==> flow/design.v <==
module fifo_simple #(
  parameter DP = 32,
  parameter DW = 24,
  parameter CUT_READY = 1,
  parameter ZEROOUT_WHENEMPTY = 0
) (
  input               clk,
  input               rst_n,
  input               w_req,
  output              unfull,
  input  [DW-1:0]     data_i,
  input               r_req,
  output              unempty,
  output [DW-1:0]     data_o
);
localparam AW = $clog2(DP);
reg [DW-1:0] mem [0:DP-1];
reg [AW-1:0] wptr;
reg [AW-1:0] rptr;
reg [AW:0]   cnt;
wire do_w = w_req & unfull;
wire do_r = r_req & unempty;
assign unfull  = (cnt != DP);
assign unempty = (cnt != 0);
assign data_o  = (ZEROOUT_WHENEMPTY != 0 && !unempty) ? {DW{1'b0}} : mem[rptr];
always @(posedge clk) begin
  if (do_w)
    mem[wptr] <= data_i;
end
always @(posedge clk) begin
  if (!rst_n) begin
    wptr <= 0;
    rptr <= 0;
    cnt  <= 0;
  end else begin
    if (do_w)
      wptr <= (wptr == DP-1) ? {AW{1'b0}} : wptr + 1'b1;
    if (do_r)
      rptr <= (rptr == DP-1) ? {AW{1'b0}} : rptr + 1'b1;
    case ({do_w, do_r})
      2'b10: cnt <= cnt + 1'b1;
      2'b01: cnt <= cnt - 1'b1;
      default: cnt <= cnt;
    endcase
  end
end
endmodule
module axis_1553_decoder #(
    parameter clock_speed = 20000000,
    parameter sample_rate = 2000000,
    parameter bit_slice_offset = 0,
    parameter invert_data = 0,
    parameter sample_select = 0
  ) 
  (
    input   aclk,
    input   arstn,
    input   parity_set,  
    output reg  [15:0]  m_axis_tdata,
    output reg          m_axis_tvalid,
    output reg  [7:0]   m_axis_tuser,
    input               m_axis_tready,
    input       [1:0]   diff
  );
    localparam integer base_1553_clock_rate = 1000000;
    localparam integer samples_per_mhz = sample_rate / base_1553_clock_rate;
    localparam integer cycles_per_mhz = clock_speed / base_1553_clock_rate;
    localparam integer delay_time = cycles_per_mhz * 4;
    localparam integer samples_to_skip = ((cycles_per_mhz > samples_per_mhz) ? cycles_per_mhz / samples_per_mhz : 0);
    localparam integer round_sample_select = ((sample_select == 0) ? samples_to_skip/2 : sample_select % samples_to_skip);
    localparam integer bit_rate_per_mhz = samples_per_mhz;
    localparam integer round_bit_slice_offset = ((cycles_per_mhz > samples_per_mhz) ? ((bit_slice_offset == 0) ? bit_rate_per_mhz/4 : bit_slice_offset % bit_rate_per_mhz) : 0);
    localparam integer sync_pulse_len = bit_rate_per_mhz * 3;
    localparam integer bits_per_trans = 20;
    localparam integer synth_bits_per_trans = (bits_per_trans*bit_rate_per_mhz);
    localparam diff_wait    = 5'h01;
    localparam data_cap     = 5'h03;
    localparam data_reduce  = 5'h07;
    localparam parity_gen   = 5'h0F;
    localparam trans        = 5'h1F;
    localparam error        = 5'h00;
    localparam [sync_pulse_len-1:0]sync_cmd_stat = {{sync_pulse_len/2{1'b0}}, {sync_pulse_len/2{1'b1}}};
    localparam [sync_pulse_len-1:0]sync_data     = {{sync_pulse_len/2{1'b1}}, {sync_pulse_len/2{1'b0}}};
    localparam cmd_data = 3'b010;
    localparam cmd_cmnd = 3'b100;
    localparam [(bit_rate_per_mhz)-1:0]bit_pattern = {{bit_rate_per_mhz/2{1'b1}}, {bit_rate_per_mhz/2{1'b0}}};
    localparam [synth_bits_per_trans-1:0]synth_clk = {bits_per_trans{bit_pattern}};
    integer bit_slice_index;
    reg [synth_bits_per_trans-1:0] reg_data;
    reg parity_bit;
    reg delay_bit;
    reg [4:0]  state;
    reg [15:0] data;
    reg [7:0]  cmd;
    reg [1:0]  p_diff;
    reg [clogb2(samples_to_skip):0]        skip_counter;
    reg [clogb2(delay_time)-1:0]           pause_counter;
    reg [clogb2(synth_bits_per_trans)-1:0] trans_counter;
    always @(posedge aclk) begin
      if(arstn == 1'b0) begin
        pause_counter <= delay_time-1;
      end else begin
        case (state)
          data_cap, diff_wait: begin
            pause_counter <= delay_time-1;
            if(diff[0] == diff[1]) begin
              pause_counter <= pause_counter - 1;
              if(pause_counter == 0) begin
                pause_counter <= 0;
              end
            end
          end
          default:
            pause_counter <= delay_time-1;
        endcase
      end
    end
    always @(posedge aclk) begin
      if(arstn == 1'b0) begin
        m_axis_tdata  <= 0;
        m_axis_tvalid <= 0;
        m_axis_tuser  <= 0;
      end else begin
        m_axis_tdata <= m_axis_tdata;
        m_axis_tvalid<= m_axis_tvalid;
        m_axis_tuser <= m_axis_tuser;
        case (state)
                  trans: begin
            m_axis_tdata  <= data;
            m_axis_tuser  <= cmd;
            m_axis_tvalid <= 1'b1;
          end
                          default: begin
            if(m_axis_tready == 1'b1) begin
              m_axis_tdata  <= 0;
              m_axis_tvalid <= 0;
              m_axis_tuser  <= 0;
            end
          end
          endcase
      end
    end
    always @(posedge aclk) begin
      if(arstn == 1'b0) begin
        state           <= error;
        data            <= 0;
        cmd             <= 0;
        parity_bit      <= 0;
        delay_bit       <= 0;
            end else begin
        case (state)
          diff_wait: begin
            state <= diff_wait;
            cmd           <= 0;
            data          <= 0;
            parity_bit    <= 0;
            delay_bit     <= 0;
            if(pause_counter == 0) begin
              delay_bit <= 1'b1;
            end
            if((diff[0] ^ diff[1]) && (skip_counter == 0)) begin
              state <= data_cap;
            end
          end
          data_cap: begin
            state <= data_cap;
                                if(trans_counter == 0) begin
              if(reg_data[synth_bits_per_trans-1:synth_bits_per_trans-sync_pulse_len] == sync_cmd_stat) begin
                state <= data_reduce;
                cmd[7:5] <= cmd_cmnd;
              end
              if(reg_data[synth_bits_per_trans-1:synth_bits_per_trans-sync_pulse_len] == sync_data) begin
                state <= data_reduce;
                cmd[7:5] <= cmd_data;
              end
            end
                      if(pause_counter == 0) begin
              state <= diff_wait;
              cmd   <= 0;
            end
          end
          data_reduce: begin
            state <= parity_gen;
            for(bit_slice_index = 0; bit_slice_index < 16; bit_slice_index = bit_slice_index + 1) begin
              data[bit_slice_index] <= (invert_data > 0 ? ~reg_data[bit_rate_per_mhz*(bit_slice_index+1)+round_bit_slice_offset] : reg_data[bit_rate_per_mhz*(bit_slice_index+1)+round_bit_slice_offset]);
            end
            parity_bit <= (invert_data > 0 ? ~reg_data[round_bit_slice_offset] : reg_data[round_bit_slice_offset]);
            cmd[1] <= (invert_data > 0 ? 1'b1 : 1'b0);
            cmd[2] <= delay_bit;
          end
          parity_gen: begin
            state <= trans;
            cmd[0] <= ~(~(^data) ^ parity_bit ^ parity_set);
          end
          trans:
            state <= diff_wait;
          default:
            state <= diff_wait;
        endcase
      end
    end
    always @(posedge aclk) begin
      if(arstn == 1'b0) begin
        p_diff        <= 2'b11;
        skip_counter  <= 0;
      end else begin
        p_diff <= diff;
        case (state)
          diff_wait, data_cap: begin
            skip_counter <= (samples_to_skip == 0 ? 0 : (skip_counter + 1) % samples_to_skip);          if((state == diff_wait) && (diff[0] == diff[1])) begin
              skip_counter <= skip_counter;
            end
            if((pause_counter == 0) && (diff[0] == diff[1])) begin
              skip_counter <= 0;
            end
            if((p_diff[0] == 0) && (diff[0] == 1)) begin
              skip_counter <= 0;
            end
            if((p_diff[1] == 0) && (diff[1] == 1)) begin
              skip_counter <= 0;
            end
          end
          error: begin
            p_diff        <= 2'b11;
            skip_counter  <= 0;
          end
          default: begin
            skip_counter <= (samples_to_skip == 0 ? 0 : (skip_counter + 1) % samples_to_skip);
          end
        endcase
      end
    end
      always @(posedge aclk) begin
      if(arstn == 1'b0) begin
        reg_data      <= synth_clk;
        trans_counter <= synth_bits_per_trans-1;
      end else begin
        case (state)
                  data_cap: begin
            if(skip_counter == round_sample_select) begin
              reg_data <= {reg_data[synth_bits_per_trans-2:0], p_diff[0]};
              trans_counter <= trans_counter - 1;
            end
            if((pause_counter == 0) && (diff[0] == diff[1])) begin
              reg_data <= synth_clk;
            end
            if(trans_counter == 0) begin
              trans_counter <= 0;
            end
          end
          trans: begin
            reg_data      <= synth_clk;
            trans_counter <= synth_bits_per_trans-1;
          end
          error: begin
            reg_data      <= synth_clk;
            trans_counter <= synth_bits_per_trans-1;
          end
          default: begin
            trans_counter <= synth_bits_per_trans-1;
          end
        endcase
      end
    end
    function integer clogb2;
      input [31:0] value;
      begin
          value = value - 1;
          for (clogb2 = 0; value > 0; clogb2 = clogb2 + 1) begin
              value = value >> 1;
          end
      end
    endfunction
endmodule
module axis_1553_encoder #(
    parameter clock_speed = 2000000,
    parameter sample_rate = 2000000
) 
(
    input aclk,
    input arstn,
    input parity_set,  
    input   [15:0]  s_axis_tdata,
    input           s_axis_tvalid,
    input   [7:0]   s_axis_tuser,
    output          s_axis_tready,
    output  reg [1:0]   diff,
    output  reg         en_diff
);
    localparam integer base_1553_clock_rate = 1000000;
    localparam integer samples_per_mhz = sample_rate / base_1553_clock_rate;
    localparam integer cycles_per_mhz = clock_speed / base_1553_clock_rate;
    localparam integer samples_to_skip = ((cycles_per_mhz > samples_per_mhz) ? cycles_per_mhz / samples_per_mhz - 1 : 0); 
    localparam integer bit_rate_per_mhz = samples_per_mhz;
    localparam integer delay_time = cycles_per_mhz * 4;
    localparam integer sync_pulse_len = bit_rate_per_mhz * 3;
    localparam integer bits_per_trans = 20;
    localparam integer synth_bits_per_trans = (bits_per_trans*bit_rate_per_mhz);
    localparam [(bit_rate_per_mhz)-1:0]bit_pattern = {{bit_rate_per_mhz/2{1'b1}}, {bit_rate_per_mhz/2{1'b0}}};
    localparam [synth_bits_per_trans-1:0]synth_clk = {bits_per_trans{bit_pattern}};
    localparam data_cap     = 3'd1;
    localparam data_invert  = 3'd2;
    localparam parity_gen   = 3'd3;
    localparam process_data = 4;
    localparam pause_ck     = 3'd5;
    localparam trans        = 3'd6;
    localparam error        = 3'd0;
    localparam [sync_pulse_len-1:0]sync_cmd_stat = {{sync_pulse_len/2{1'b0}}, {sync_pulse_len/2{1'b1}}};
    localparam [sync_pulse_len-1:0]sync_data     = {{sync_pulse_len/2{1'b1}}, {sync_pulse_len/2{1'b0}}};
    localparam cmd_data = 3'b010;
    localparam cmd_cmnd = 3'b100;
    localparam enable_diff_output = 1'b1;
    integer xor_index;
    integer cycle_index;
    reg [synth_bits_per_trans-1:0]reg_data;
    reg parity_bit;
    reg [2:0]  state;
    reg [15:0] data;
    reg [15:0] r_data;
    reg [7:0]  cmd;
    reg [clogb2(samples_to_skip):0]         skip_counter;
    reg [clogb2(delay_time)-1:0]            pause_counter;
    reg [clogb2(synth_bits_per_trans)-1:0]  trans_counter;
    reg [clogb2(synth_bits_per_trans)-1:0]  prev_trans_counter;
    assign s_axis_tready = (state == data_cap ? arstn : 0);
    always @(posedge aclk) begin
      if(arstn == 1'b0) begin
        pause_counter <= delay_time-1;
      end else begin
        case (state)
          trans:
            pause_counter <= delay_time-1;
          default: begin
            pause_counter <= pause_counter - 1;
            if(pause_counter == 0) begin
              pause_counter <= 0;
            end
          end
        endcase
      end
    end
    always @(posedge aclk) begin
      if(arstn == 1'b0) begin
        data        <= 0;
        cmd         <= 0;
      end else begin
        case (state)
          data_cap: begin
            if(s_axis_tvalid == 1'b1) begin
              data <= s_axis_tdata;
              cmd  <= s_axis_tuser;
            end
          end
          trans: begin
            data <= 0;
            cmd  <= 0;
          end
          default:begin
            data <= data;
            cmd  <= cmd;
          end
        endcase
      end
    end
    always @(posedge aclk) begin
      if(arstn == 1'b0) begin
        state       <= error;
        parity_bit  <= 0;
        reg_data    <= synth_clk;
      end else begin
        case (state)
          data_cap: begin
            state <= data_cap;
            reg_data <= synth_clk;
            parity_bit <= 0;
            r_data     <= 0;
            if(s_axis_tvalid == 1'b1) begin
              state <= data_invert;
            end
          end
          data_invert: begin
            state <= parity_gen;
            r_data <= data;
            if(cmd[1] == 1'b1) begin
              r_data <= ~data;
            end
          end
          parity_gen: begin
            state <= process_data;
            parity_bit <= (^r_data) ^ parity_set;
          end
          process_data: begin
            state <= pause_ck;
            if(cmd[2] == 1'b0) begin
                state <= trans;
            end
            case (cmd[7:5])
              cmd_data:
                reg_data[synth_bits_per_trans-1:synth_bits_per_trans-sync_pulse_len] <= sync_data;
              cmd_cmnd:
                reg_data[synth_bits_per_trans-1:synth_bits_per_trans-sync_pulse_len] <= sync_cmd_stat;
              default:
                reg_data[synth_bits_per_trans-1:synth_bits_per_trans-sync_pulse_len] <= 0;
            endcase
            reg_data[bit_rate_per_mhz-1:0] <= reg_data[bit_rate_per_mhz-1:0] ^ {bit_rate_per_mhz{parity_bit}} ^ {bit_rate_per_mhz{cmd[0]}};
            for(xor_index = 0; xor_index < 16; xor_index = xor_index + 1) begin
              for(cycle_index = (bit_rate_per_mhz*xor_index)+(bit_rate_per_mhz); cycle_index < (bit_rate_per_mhz*xor_index)+(bit_rate_per_mhz*2); cycle_index = cycle_index + 1)
                reg_data[cycle_index] <= reg_data[cycle_index] ^ r_data[xor_index];
            end
          end
          pause_ck: begin
            state <= pause_ck;
            if(pause_counter == 0) begin
              state <= trans;
            end
          end
          trans: begin
            state <= trans;
            if((trans_counter == 0) && (prev_trans_counter == 0) && (skip_counter == samples_to_skip)) begin
              state <= data_cap;
            end
          end
          default:
            state <= data_cap;
        endcase
      end
    end
    always @(posedge aclk) begin
      if(arstn == 1'b0) begin
        diff                <= 0;
        en_diff             <= ~enable_diff_output;
        trans_counter       <= synth_bits_per_trans-1;
        prev_trans_counter  <= synth_bits_per_trans-1;
      end 
      else begin
        prev_trans_counter <= trans_counter;
        case (state)
          trans: begin
            skip_counter <= skip_counter + 1;
            en_diff <= enable_diff_output;
            diff[0] <= reg_data[trans_counter];
            diff[1] <= ~reg_data[trans_counter];
            if(skip_counter == samples_to_skip) begin
              trans_counter <= trans_counter - 1;
              skip_counter <= 0;
            end
                      if(trans_counter == 0) begin
              trans_counter <= 0;
            end
          end
          default: begin
                      diff                <= 0;
            skip_counter        <= 0;
            en_diff             <= ~enable_diff_output;
            trans_counter       <= synth_bits_per_trans-1;
            prev_trans_counter  <= synth_bits_per_trans-1;
          end
          endcase
      end
    end
    function integer clogb2;
      input [31:0] value;
      begin
          value = value - 1;
          for (clogb2 = 0; value > 0; clogb2 = clogb2 + 1) begin
              value = value >> 1;
          end
      end
    endfunction
endmodule
module Core_1553B
(
  input clk,
  input rst_n,
  input parity_set,
  input  r_fifo_rd,
  output r_fifo_unempty,
  output [23:0] r_fifo_data,
  input  w_fifo_wd,
  output w_fifo_unfull,
  input  [23:0] w_fifo_data,
  input  [1:0] rx_1553,
  output [1:0] tx_1553,
  output en_tx_1553
);
wire [15:0]   m1553_decoder_data;
wire          m1553_decoder_valid;
wire [ 7:0]   m1553_decoder_user;
wire          m1553_decoder_ready;
wire [15:0]   m1553_encoder_data;
wire          m1553_encoder_valid;
wire [ 7:0]   m1553_encoder_user;
wire          m1553_encoder_ready;
axis_1553_decoder mil1553_decoder (
  .aclk(clk),
  .arstn(rst_n),
  .parity_set   (parity_set),
  .m_axis_tdata(m1553_decoder_data),
  .m_axis_tvalid(m1553_decoder_valid),
  .m_axis_tuser(m1553_decoder_user),
  .m_axis_tready(m1553_decoder_ready),
  .diff(rx_1553)
);
fifo_simple #(
  .DP           (32),
  .DW           (16+8),
  .CUT_READY    (1),
  .ZEROOUT_WHENEMPTY  (0)
) decoder_fifo (
  .clk        (clk),
  .rst_n      (rst_n),
  .w_req      (m1553_decoder_valid),
  .unfull     (m1553_decoder_ready),
  .data_i     ({m1553_decoder_user, m1553_decoder_data}),
  .r_req      (r_fifo_rd),
  .unempty    (r_fifo_unempty),
  .data_o     (r_fifo_data)
);
axis_1553_encoder mil1553_encoder (
  .aclk(clk),
  .arstn(rst_n),
  .parity_set   (parity_set),
  .s_axis_tdata(m1553_encoder_data),
  .s_axis_tvalid(m1553_encoder_valid),
  .s_axis_tuser(m1553_encoder_user),
  .s_axis_tready(m1553_encoder_ready),
  .diff(tx_1553),
  .en_diff(en_tx_1553)
);
fifo_simple #(
  .DP           (32),
  .DW           (16+8),
  .CUT_READY    (1),
  .ZEROOUT_WHENEMPTY  (0)
) encoder_fifo (
  .clk        (clk),
  .rst_n      (rst_n),
  .w_req      (w_fifo_wd),
  .unfull     (w_fifo_unfull),
  .data_i     (w_fifo_data),
  .r_req      (m1553_encoder_ready),
  .unempty    (m1553_encoder_valid),
  .data_o     ({m1553_encoder_user, m1553_encoder_data})
);
endmodule
module APB_Slave_Interface#(
    parameter DATAWIDTH = 32,
    parameter REGSNUM = 8
)(
    APB_CLK,
    APB_RESETn,
    APB_RDATA,
    APB_READY,
    APB_SLVERR,
    APB_STRB,
    APB_PROT,
    APB_ADDR,
    APB_ENABLE,
    APB_WRITE,
    APB_WDATA,
    APB_SEL,
    RegsDataOut,
    RegsDataIn,
    beWrdOut,
    beReadOut,
    RegsAddrOut
);
function integer clogb2( 
    input integer data
);
begin
    if(data == 0)
        clogb2 = 1;
    else if(data != 0)
        for(clogb2 = 0; data > 0;clogb2 = clogb2 + 1)
            data = data >> 1;
end
endfunction
localparam REGS_ADDRWIDTH = clogb2(REGSNUM-1);
localparam ADDR_LSB = (DATAWIDTH/32) + 1;
localparam APB_STRB_WIDTH = (DATAWIDTH<=32) ? 4 : 8;
input                               APB_CLK;
input                               APB_RESETn;
output       [DATAWIDTH-1 : 0]      APB_RDATA;
output                              APB_READY;
output                              APB_SLVERR;
input wire  [APB_STRB_WIDTH-1 : 0]  APB_STRB;
input wire  [2 : 0]                 APB_PROT;
input wire                          APB_ENABLE;
input wire                          APB_WRITE;
input wire  [DATAWIDTH-1 : 0]       APB_WDATA;
input wire  [DATAWIDTH-1 : 0]       APB_ADDR;
input wire                          APB_SEL;
output wire [DATAWIDTH*REGSNUM-1 : 0]  RegsDataOut;
input wire  [DATAWIDTH*REGSNUM-1 : 0]  RegsDataIn;
output reg                              beWrdOut;
output reg                              beReadOut;
output reg  [REGS_ADDRWIDTH-1 : 0]      RegsAddrOut;
wire        [REGS_ADDRWIDTH-1 : 0]      regsAddr;
assign regsAddr = APB_ADDR[REGS_ADDRWIDTH+ADDR_LSB-1 : ADDR_LSB];
reg [DATAWIDTH-1 : 0] APB_RDATA_R;
reg APB_READY_R;
reg APB_SLVERR_R;
assign APB_RDATA = APB_RDATA_R;
assign APB_READY = APB_READY_R;
assign APB_SLVERR = APB_SLVERR_R;
reg [DATAWIDTH-1 : 0] DeviceRegs [REGSNUM-1 : 0];
wire [DATAWIDTH-1:0] DeviceRegs_r [REGSNUM-1 : 0];
genvar i;
generate
    for(i=0; i<REGSNUM; i = i+1) begin: link_regs
        assign RegsDataOut[(i+1)*DATAWIDTH-1 : i*DATAWIDTH] = DeviceRegs[i];
        assign DeviceRegs_r[i] = RegsDataIn[(i+1)*DATAWIDTH-1 : i*DATAWIDTH];
    end
endgenerate
localparam First  = 2'd0;
localparam Second = 2'd1;
localparam Third  = 2'd2;
reg [1 : 0] APBState;
integer k;
always @(posedge APB_CLK or negedge APB_RESETn )
begin
    if (!APB_RESETn) begin
        APBState <= First;
        APB_RDATA_R <= 0;
        APB_READY_R <= 0;
        APB_SLVERR_R <= 0;
        RegsAddrOut <= 0;
        beWrdOut <= 0;
        beReadOut <= 0;
        for(k=0; k<REGSNUM; k=k+1)begin
            DeviceRegs[k] <= 0;
        end
    end
    else begin
        case(APBState)
            First: begin
                if(APB_SEL && (regsAddr < REGSNUM)) begin
                    RegsAddrOut <= regsAddr;
                    APBState <= Second;
                end
            end
            Second: begin
                if(APB_ENABLE) begin
                    if(APB_WRITE) begin
                        beWrdOut <= 1;
                        DeviceRegs[regsAddr] <= APB_WDATA;
                    end
                    else begin
                        beReadOut <= 1;
                        APB_RDATA_R <= DeviceRegs_r[RegsAddrOut];
                    end
                    APB_READY_R <= 1;
                    APB_SLVERR_R <= 0;
                    APBState <= Third;
                end
            end
            Third: begin
                APB_READY_R <= 0;
                APB_SLVERR_R <= 0;
                beWrdOut <= 0;
                beReadOut <= 0;
                APBState <= First;
            end
            default: APBState <= First;
        endcase
    end
end
endmodule
module Top_1553B_APB
(
  APB_CLK,
  APB_RESETn,
  APB_RDATA,
  APB_READY,
  APB_SLVERR,
  APB_STRB,
  APB_PROT, 
  APB_ADDR,
  APB_ENABLE,
  APB_WRITE,
  APB_WDATA,
  APB_SEL,
  rx0_1553,
  tx0_1553,
  tx0_en,
  rx1_1553,
  tx1_1553,
  tx1_en
);
localparam DATAWIDTH = 32;
localparam APB_STRB_WIDTH = 8;
localparam REGSNUM = 8;
localparam REGS_ADDRWIDTH = 3;
input                               APB_CLK;
input                               APB_RESETn;
output [DATAWIDTH-1 : 0]            APB_RDATA;
output                              APB_READY;
output                              APB_SLVERR;
input  [APB_STRB_WIDTH-1 : 0]       APB_STRB;
input  [2 : 0]                      APB_PROT;
input  [DATAWIDTH-1 : 0]            APB_ADDR;
input                               APB_ENABLE;
input                               APB_WRITE;
input  [DATAWIDTH-1 : 0]            APB_WDATA;
input                               APB_SEL;
input     [1:0] rx0_1553;
output    [1:0] tx0_1553;
output    tx0_en;
input     [1:0] rx1_1553;
output    [1:0] tx1_1553;
output    tx1_en;
wire [DATAWIDTH*REGSNUM-1 : 0]    RegsDataOut;
wire [DATAWIDTH*REGSNUM-1 : 0]    RegsDataIn;
wire                              beWrdOut;
wire                              beReadOut;
wire [REGS_ADDRWIDTH-1 : 0]       RegsAddrOut;
APB_Slave_Interface#(
    .DATAWIDTH  (DATAWIDTH),
    .REGSNUM    (REGSNUM)
)APB_Inter_inst(
    .APB_CLK(APB_CLK),
    .APB_RESETn(APB_RESETn),
    .APB_RDATA(APB_RDATA),
    .APB_READY(APB_READY),
    .APB_SLVERR(APB_SLVERR),
    .APB_STRB(APB_STRB),
    .APB_PROT(APB_PROT), 
    .APB_ADDR(APB_ADDR),
    .APB_ENABLE(APB_ENABLE),
    .APB_WRITE(APB_WRITE),
    .APB_WDATA(APB_WDATA),
    .APB_SEL(APB_SEL),
    .RegsDataOut (RegsDataOut),
    .RegsDataIn  (RegsDataIn),
    .beWrdOut    (beWrdOut),
    .beReadOut   (beReadOut),
    .RegsAddrOut (RegsAddrOut)
);
wire [DATAWIDTH-1:0] rxreg_one_read;
assign RegsDataIn[3*DATAWIDTH-1 : 2*DATAWIDTH]= rxreg_one_read;
wire rxreg_one_read_sel = beReadOut & (RegsAddrOut == 2);
assign rxreg_one_read[30:24] = 0;
wire [DATAWIDTH-1:0] txreg_one_write = RegsDataOut[4*DATAWIDTH-1 : 3*DATAWIDTH];
wire txreg_one_write_sel = beWrdOut & (RegsAddrOut == 3);
wire [DATAWIDTH-1:0] txreg_one_read;
assign RegsDataIn[4*DATAWIDTH-1 : 3*DATAWIDTH] = txreg_one_read;
assign txreg_one_read[31:1] = 0;
assign RegsDataIn[2*DATAWIDTH-1 : 0] = 0;
assign RegsDataIn[DATAWIDTH*REGSNUM-1 : 4*DATAWIDTH] = 0;
assign tx1_1553 = 2'b00;
assign tx1_en = 1'b0;
Core_1553B CoreOne_inst
(
  .clk              (APB_CLK),
  .rst_n            (APB_RESETn),
  .parity_set       (1'b0),
  .r_fifo_rd        (rxreg_one_read_sel),
  .r_fifo_unempty   (rxreg_one_read[31]),
  .r_fifo_data      (rxreg_one_read[23:0]),
  .w_fifo_wd        (txreg_one_write_sel),
  .w_fifo_unfull    (txreg_one_read[0]),
  .w_fifo_data      (txreg_one_write[23:0]),
  .rx_1553          (rx0_1553),
  .tx_1553          (tx0_1553),
  .en_tx_1553       (tx0_en)
);
endmodule
==> reports on Top_1553B_APB <==
From RTL to reports: Top_1553B_APB

Tool output for the design above before and after an edit, in the order of the flow.
Lines under "original" count in the file above, lines under "edited" in the edited file.
"change" is "edited" less "original", of the values as shown; "relative change" is that difference over "original", in percent.
Not given: -

Top: Top_1553B_APB
Clock: APB_CLK
Library: sky130hd
Corner: tt_025C_1v80

The edit

The edit as a unified diff against the file above.
The edited RTL no longer does the same as the RTL above: the edit was made by script, with no optimisation intended.

```diff
@@ -295,5 +295,5 @@
     localparam integer delay_time = cycles_per_mhz * 4;
     localparam integer sync_pulse_len = bit_rate_per_mhz * 3;
-    localparam integer bits_per_trans = 20;
+    localparam integer bits_per_trans = 25;
     localparam integer synth_bits_per_trans = (bits_per_trans*bit_rate_per_mhz);
     localparam [(bit_rate_per_mhz)-1:0]bit_pattern = {{bit_rate_per_mhz/2{1'b1}}, {bit_rate_per_mhz/2{1'b0}}};
```

Word level

Yosys after proc, flatten, opt, wreduce and memory -nomap, before mapping. Print and check cells are not counted.
Yosys's memory passes give these memory sizes; they may raise the number of words (mostly to a power of two), join words into wider ones and drop unused or constant bits.

Operators by class:

| item                       | original | edited | change | relative change (%) |
| $add $sub $neg             | 14       | 14     | 0      | 0.00 |
| multipliers                | 0        | 0      | 0      | - |
| divide/modulo/power cells  | 1        | 1      | 0      | 0.00 |
| magnitude comparators      | 1        | 1      | 0      | 0.00 |
| equal/unequal tests        | 47       | 47     | 0      | 0.00 |
| shifts and indexed selects | 1        | 1      | 0      | 0.00 |
| multiplexer cells          | 134      | 134    | 0      | 0.00 |
| bitwise operators          | 54       | 54     | 0      | 0.00 |
| reduce/logical cells       | 66       | 66     | 0      | 0.00 |

Operator list:

| cell                                                   | original | edited | change | relative change (%) |
| 40-bit by 6-bit variable part select with 1-bit output | 1        | 0      | -1     | -100.00 |
| 50-bit by 6-bit variable part select with 1-bit output | 0        | 1      | +1     | - |

Unchanged operator kinds not shown: 73.

Bit counts:

| item                            | original | edited | change | relative change (%) |
| register bits after elaboration | 348      | 348    | 0      | 0.00 |
| bits in latches                 | 0        | 0      | 0      | - |
| RAM bits                        | 1536     | 1536   | 0      | 0.00 |
| ROM bits                        | 0        | 0      | 0      | - |
| word width x clocked read ports | 48       | 48     | 0      | 0.00 |
| memory cells                    | 2        | 2      | 0      | 0.00 |
| input port bits                 | 84       | 84     | 0      | 0.00 |
| output and inout bits           | 40       | 40     | 0      | 0.00 |
| elaborated cells                | 367      | 367    | 0      | 0.00 |

Memory list:

| item                                         | original                                                                             | edited |
| shape (words x width / read and write ports) | CoreOne_inst.decoder_fifo.mem 32x24 r1 w1; CoreOne_inst.encoder_fifo.mem 32x24 r1 w1 | CoreOne_inst.decoder_fifo.mem 32x24 r1 w1; CoreOne_inst.encoder_fifo.mem 32x24 r1 w1 |

Depth

Yosys ltp: most cells in a row. Word level: on the elaborated netlist, between registers, memories and ports. Mapped: between sequential cells and ports; inverters and the memories' decode and read muxes count.

Logic depth:

| item                         | original | edited | change | relative change (%) |
| depth in word-level cells    | 7        | 7      | 0      | 0.00 |
| ABC_AREA                     | 0        | 0      | -      | - |
| depth in mapped cells        | 15       | 15     | 0      | 0.00 |
| mapped depth without buffers | 13       | 14     | +1     | +7.69 |

Synthesis result

Yosys stat after the flow's synthesis: flattened, memories mapped to cells. It holds for the ABC_AREA given above (unset counts as 0); a run with the other value may have another netlist.

Synthesis totals:

| item                  | original | edited  | change | relative change (%) |
| cells in the netlist  | 3522     | 3551    | +29    | +0.82 |
| synthesis area (µm²)  | 65854.4  | 65912.0 | +57.6  | +0.09 |
| sequential area (µm²) | 47857.1  | 47857.1 | 0.0    | 0.00 |
| mapped flip-flops     | 1681     | 1681    | 0      | 0.00 |
| buffers               | 199      | 203     | +4     | +2.01 |

Cell types:

| type                      | original | edited | change | relative change (%) |
| sky130_fd_sc_hd__o21ai_1  | 45       | 2      | -43    | -95.56 |
| sky130_fd_sc_hd__o21ai_0  | 70       | 112    | +42    | +60.00 |
| sky130_fd_sc_hd__buf_2    | 32       | 50     | +18    | +56.25 |
| sky130_fd_sc_hd__xor2_1   | 75       | 62     | -13    | -17.33 |
| sky130_fd_sc_hd__buf_4    | 31       | 18     | -13    | -41.94 |
| sky130_fd_sc_hd__clkbuf_1 | 105      | 117    | +12    | +11.43 |
| sky130_fd_sc_hd__nor2_1   | 212      | 223    | +11    | +5.19 |
| sky130_fd_sc_hd__xnor2_1  | 48       | 58     | +10    | +20.83 |
| sky130_fd_sc_hd__nand2_1  | 168      | 159    | -9     | -5.36 |
| sky130_fd_sc_hd__nor3_1   | 45       | 54     | +9     | +20.00 |
| sky130_fd_sc_hd__buf_1    | 22       | 16     | -6     | -27.27 |
| sky130_fd_sc_hd__inv_1    | 41       | 46     | +5     | +12.20 |
| sky130_fd_sc_hd__nand2b_1 | 8        | 13     | +5     | +62.50 |
| sky130_fd_sc_hd__buf_6    | 7        | 2      | -5     | -71.43 |
| sky130_fd_sc_hd__a21oi_1  | 87       | 91     | +4     | +4.60 |
| sky130_fd_sc_hd__a21o_1   | 8        | 4      | -4     | -50.00 |
| sky130_fd_sc_hd__and2_1   | 25       | 28     | +3     | +12.00 |
| sky130_fd_sc_hd__or3_1    | 16       | 13     | -3     | -18.75 |

Unchanged cell types not shown: 22.
Not every row of either side is listed.
The figures by module come from a second, unflattened synthesis with its own total; it is not the netlist above.

Unflattened totals:

| item                                    | original | edited  | change | relative change (%) |
| cell total of the unflattened synthesis | 5123     | 5136    | +13    | +0.25 |
| area (unflattened synthesis) (µm²)      | 84529.8  | 84584.9 | +55.1  | +0.07 |

Each row is one instance without its submodules.

Modules, original:

| module              | times used | cells | area (µm²) | sequential area (µm²) |
| fifo_simple         | 2          | 1534  | 30395.4    | 23482.5 |
| APB_Slave_Interface | 1          | 941   | 12976.2    | 7433.4 |
| axis_1553_encoder   | 1          | 589   | 6103.4     | 3193.1 |
| axis_1553_decoder   | 1          | 519   | 4609.4     | 2182.1 |
| Top_1553B_APB       | 1          | 6     | 50.0       | 0.0 |
| Core_1553B          | 1          | 0     | 0.0        | 0.0 |

Modules, edited:

| module              | times used | cells | area (µm²) | sequential area (µm²) |
| fifo_simple         | 2          | 1534  | 30395.4    | 23482.5 |
| APB_Slave_Interface | 1          | 941   | 12976.2    | 7433.4 |
| axis_1553_encoder   | 1          | 602   | 6158.4     | 3193.1 |
| axis_1553_decoder   | 1          | 519   | 4609.4     | 2182.1 |
| Top_1553B_APB       | 1          | 6     | 50.0       | 0.0 |
| Core_1553B          | 1          | 0     | 0.0        | 0.0 |

Timing after synthesis

OpenSTA on the mapped netlist: ideal clock, no wires. The path of least setup slack (recovery checks aside). Input and output delay are each 20% of the period. Register names are those of the netlist, which keeps one name where synthesis merged equal registers.

Path post-synthesis:

| item                          | original                             | edited                               | change | relative change (%) |
| path kind                     | input -> register                    | input -> register                    | -      | - |
| start                         | in APB_RESETn                        | in APB_RESETn                        | -      | - |
| end                           | reg CoreOne_inst.encoder_fifo.cnt[5] | reg CoreOne_inst.encoder_fifo.cnt[5] | -      | - |
| period (ns)                   | 10.0                                 | 10.0                                 | 0.0    | 0.00 |
| external input delay (ns)     | 2.000                                | 2.000                                | 0.000  | 0.00 |
| library setup time (ns)       | 0.072                                | 0.072                                | 0.000  | - |
| time at the first pin (ns)    | 2.000                                | 2.000                                | 0.000  | 0.00 |
| data arrival time (ns)        | 4.408                                | 4.251                                | -0.157 | -3.56 |
| required time (ns)            | 9.928                                | 9.928                                | 0.000  | 0.00 |
| slack (ns)                    | 5.520                                | 5.678                                | +0.158 | - |
| path delay (ns)               | 2.480                                | 2.323                                | -0.157 | -6.33 |
| stages on the path            | 13                                   | 12                                   | -1     | -7.69 |
| path buffers                  | 3                                    | 2                                    | -1     | -33.33 |
| synthesis period reached (ns) | 4.48                                 | 4.322                                | -0.158 | -3.53 |

"path delay" = arrival - input delay + setup time.
"stages on the path" counts driving pins, that of a launching flip-flop among them; a cell with two outputs on the path counts twice.
"synthesis period reached" is the clock period less the worst setup slack; recovery checks do not enter. This is arithmetic on one report: input and output delays are still those of the set period (20% each).
The rows between start and end are the longest chain of elaborated cells between them; the timing report does not say that the signal goes this way. Where chains are equally long, one stands for them.
A line is the first line of the expression or statement that the cell stems from. Yosys adds cells for indexed reads and writes and turns some case tables into memories.
A register here has more assigning lines than the two given.

On the way, post-synthesis, original:
Cells stage by stage: sky130_fd_sc_hd__clkbuf_1 -> sky130_fd_sc_hd__clkinv_1 -> sky130_fd_sc_hd__clkbuf_1 -> sky130_fd_sc_hd__buf_1 -> sky130_fd_sc_hd__nor2_1 -> sky130_fd_sc_hd__ha_1 -> sky130_fd_sc_hd__ha_1 -> sky130_fd_sc_hd__a21o_1 -> sky130_fd_sc_hd__a21oi_1 -> sky130_fd_sc_hd__o21bai_1 -> sky130_fd_sc_hd__a21oi_1 -> sky130_fd_sc_hd__mux2i_1 -> sky130_fd_sc_hd__mux2i_1
Cells in the longest elaborated chain: 4
Elaborated cells between the ends (all ways): 6
RTL lines with such cells: 3
Those cells by class: eq/ne (2); mux (2); logic (1); reduce/logical (1)

RTL lines, path post-synthesis, original:

| item                                     | RTL line | RTL |
| start, declared                          | 696      | `input                               APB_RESETn;` |
| 1-bit two-way mux                        | 325      | `assign s_axis_tready = (state == data_cap ? arstn : 0);` |
| 1-bit bitwise AND                        | 22       | `wire do_r = r_req & unempty;` |
| 2-bit by 1-bit == test with 1-bit output | 40       | `case ({do_w, do_r})` |
| 6-bit case mux with 2-bit select         | 40       |  |
| end, assigned                            | 41       | `2'b10: cnt <= cnt + 1'b1;` |
| end, assigned                            | 42       | `2'b01: cnt <= cnt - 1'b1;` |
| end, declared                            | 20       | `reg [AW:0]   cnt;` |

Nets of the timed path that keep an RTL name, with a line that drives or declares them; the list need not be complete.

Nets with RTL names, path post-synthesis, original:

| signal                         | RTL line |
| CoreOne_inst.encoder_fifo.do_r | 22 |

On the way, post-synthesis, edited:
Cells stage by stage: sky130_fd_sc_hd__clkinv_1 -> sky130_fd_sc_hd__clkbuf_1 -> sky130_fd_sc_hd__buf_1 -> sky130_fd_sc_hd__nor2_1 -> sky130_fd_sc_hd__ha_1 -> sky130_fd_sc_hd__ha_1 -> sky130_fd_sc_hd__a21o_1 -> sky130_fd_sc_hd__a21oi_1 -> sky130_fd_sc_hd__o21bai_1 -> sky130_fd_sc_hd__a21oi_1 -> sky130_fd_sc_hd__mux2i_1 -> sky130_fd_sc_hd__mux2i_1
Cells in the longest elaborated chain: 4
Elaborated cells between the ends (all ways): 6
RTL lines with such cells: 3
Those cells by class: eq/ne (2); mux (2); logic (1); reduce/logical (1)

RTL lines, path post-synthesis, edited:

| item                                     | RTL line | RTL |
| start, declared                          | 696      | `input                               APB_RESETn;` |
| 1-bit two-way mux                        | 325      | `assign s_axis_tready = (state == data_cap ? arstn : 0);` |
| 1-bit bitwise AND                        | 22       | `wire do_r = r_req & unempty;` |
| 2-bit by 1-bit == test with 1-bit output | 40       | `case ({do_w, do_r})` |
| 6-bit case mux with 2-bit select         | 40       |  |
| end, assigned                            | 41       | `2'b10: cnt <= cnt + 1'b1;` |
| end, assigned                            | 42       | `2'b01: cnt <= cnt - 1'b1;` |
| end, declared                            | 20       | `reg [AW:0]   cnt;` |

Nets with RTL names, path post-synthesis, edited:

| signal                         | RTL line |
| CoreOne_inst.encoder_fifo.do_r | 22 |

Timing after layout

From the final timing report of each run of pair 1: the path of least setup slack in the routed layout; clock arrival at registers is part of the times.

Path post-layout:

| item                       | original                                  | edited                                           | change | relative change (%) |
| path kind                  | register -> register                      | input -> register                                | -      | - |
| start                      | reg (no name shown)                       | in APB_RESETn                                    | -      | - |
| end                        | reg CoreOne_inst.mil1553_encoder.data[12] | reg CoreOne_inst.mil1553_decoder.m_axis_tdata[3] | -      | - |
| period (ns)                | 10.0                                      | 10.0                                             | 0.0    | 0.00 |
| external input delay (ns)  | -                                         | 2.00                                             | -      | - |
| library setup time (ns)    | 0.12                                      | 0.06                                             | -0.06  | - |
| time at the first pin (ns) | 0.77                                      | 2.00                                             | +1.23  | +159.74 |
| data arrival time (ns)     | 4.79                                      | 4.78                                             | -0.01  | -0.21 |
| required time (ns)         | 10.67                                     | 10.71                                            | +0.04  | +0.37 |
| slack (ns)                 | 5.88                                      | 5.92                                             | +0.04  | - |
| stages on the path         | 7                                         | 5                                                | -2     | -28.57 |
| path buffers               | 2                                         | 3                                                | +1     | +50.00 |

A register here has more assigning lines than the two given.

On the way, post-layout, original:
Cells stage by stage: sky130_fd_sc_hd__dfxtp_4 -> sky130_fd_sc_hd__buf_4 -> sky130_fd_sc_hd__buf_4 -> sky130_fd_sc_hd__mux4_2 -> sky130_fd_sc_hd__mux4_2 -> sky130_fd_sc_hd__mux2i_1 -> sky130_fd_sc_hd__o21ai_1

RTL lines, path post-layout, original:

| item          | RTL line | RTL |
| end, assigned | 350      | `data <= s_axis_tdata;` |
| end, assigned | 359      | `data <= data;` |
| end, declared | 318      | `reg [15:0] data;` |

original: No chain of elaborated cells between the ends is given.

On the way, post-layout, edited:
Cells stage by stage: sky130_fd_sc_hd__buf_6 -> sky130_fd_sc_hd__buf_4 -> sky130_fd_sc_hd__buf_4 -> sky130_fd_sc_hd__and2_0 -> sky130_fd_sc_hd__a22o_1

RTL lines, path post-layout, edited:

| item            | RTL line | RTL |
| start, declared | 696      | `input                               APB_RESETn;` |
| end, assigned   | 124      | `m_axis_tdata <= m_axis_tdata;` |
| end, assigned   | 129      | `m_axis_tdata  <= data;` |
| end, declared   | 59       | `output reg  [15:0]  m_axis_tdata,` |

edited: No chain of elaborated cells between the ends is given.

Layout results

Both versions went through the flow (Yosys, OpenROAD) with the same settings in each pair. Constraints: input delay and output delay 20% of the set period each, output load 0.01 pF.

Flow settings, pair 1:
period_ns: 10.0
CAP_MARGIN: 20
CORE_MARGIN: 2
CORE_UTILIZATION: 40
SLEW_MARGIN: 20

Results, pair 1:

| item                                   | original | edited   | change | relative change (%) |
| mapped cell area after synthesis (µm²) | 65854.4  | 65912.0  | +57.6  | +0.09 |
| full die area (µm²)                    | 167899.0 | 168043.0 | +144.0 | +0.09 |
| standard-cell area after routing (µm²) | 75299.7  | 75379.8  | +80.1  | +0.11 |
| utilization after routing              | 0.462    | 0.462    | 0.000  | - |
| lowest setup slack (ns)                | 5.876    | 5.922    | +0.046 | - |
| summed negative setup slack (ns)       | 0.000    | 0.000    | 0.000  | - |
| worst hold slack after layout (ns)     | 0.456    | 0.462    | +0.006 | - |
| power (mW)                             | 14.657   | 14.806   | +0.149 | +1.02 |
| reached clock period (ns)              | 4.124    | 4.078    | -0.046 | -1.12 |

Flow settings, pair 2:
ABC_AREA: 1
CAP_MARGIN: 20
CORE_UTILIZATION: 20
CTS_CLUSTER_DIAMETER: 71
CTS_CLUSTER_SIZE: 12
GPL_ROUTABILITY_DRIVEN: 0
PLACE_DENSITY: 0.48
period_ns: 3.74
CORE_MARGIN: 2
SLEW_MARGIN: 20

Results, pair 2:

| item                                   | original | edited   | change | relative change (%) |
| mapped cell area after synthesis (µm²) | 68827.3  | 68682.1  | -145.2 | -0.21 |
| full die area (µm²)                    | 348844.0 | 348112.0 | -732.0 | -0.21 |
| standard-cell area after routing (µm²) | 80228.2  | 80051.8  | -176.4 | -0.22 |
| utilization after routing              | 0.234    | 0.234    | 0.000  | - |
| lowest setup slack (ns)                | 0.407    | 0.406    | -0.001 | - |
| summed negative setup slack (ns)       | 0.000    | 0.000    | 0.000  | - |
| power (mW)                             | 42.291   | 42.172   | -0.119 | -0.28 |
| reached clock period (ns)              | 3.333    | 3.334    | +0.001 | +0.03 |

By "reached clock period" is meant the clock period of the run minus its worst setup slack. This is arithmetic on one report: input and output delays are still those of the set period (20% each).
"power": no workload was simulated; the value follows from the tool's default switching activity.
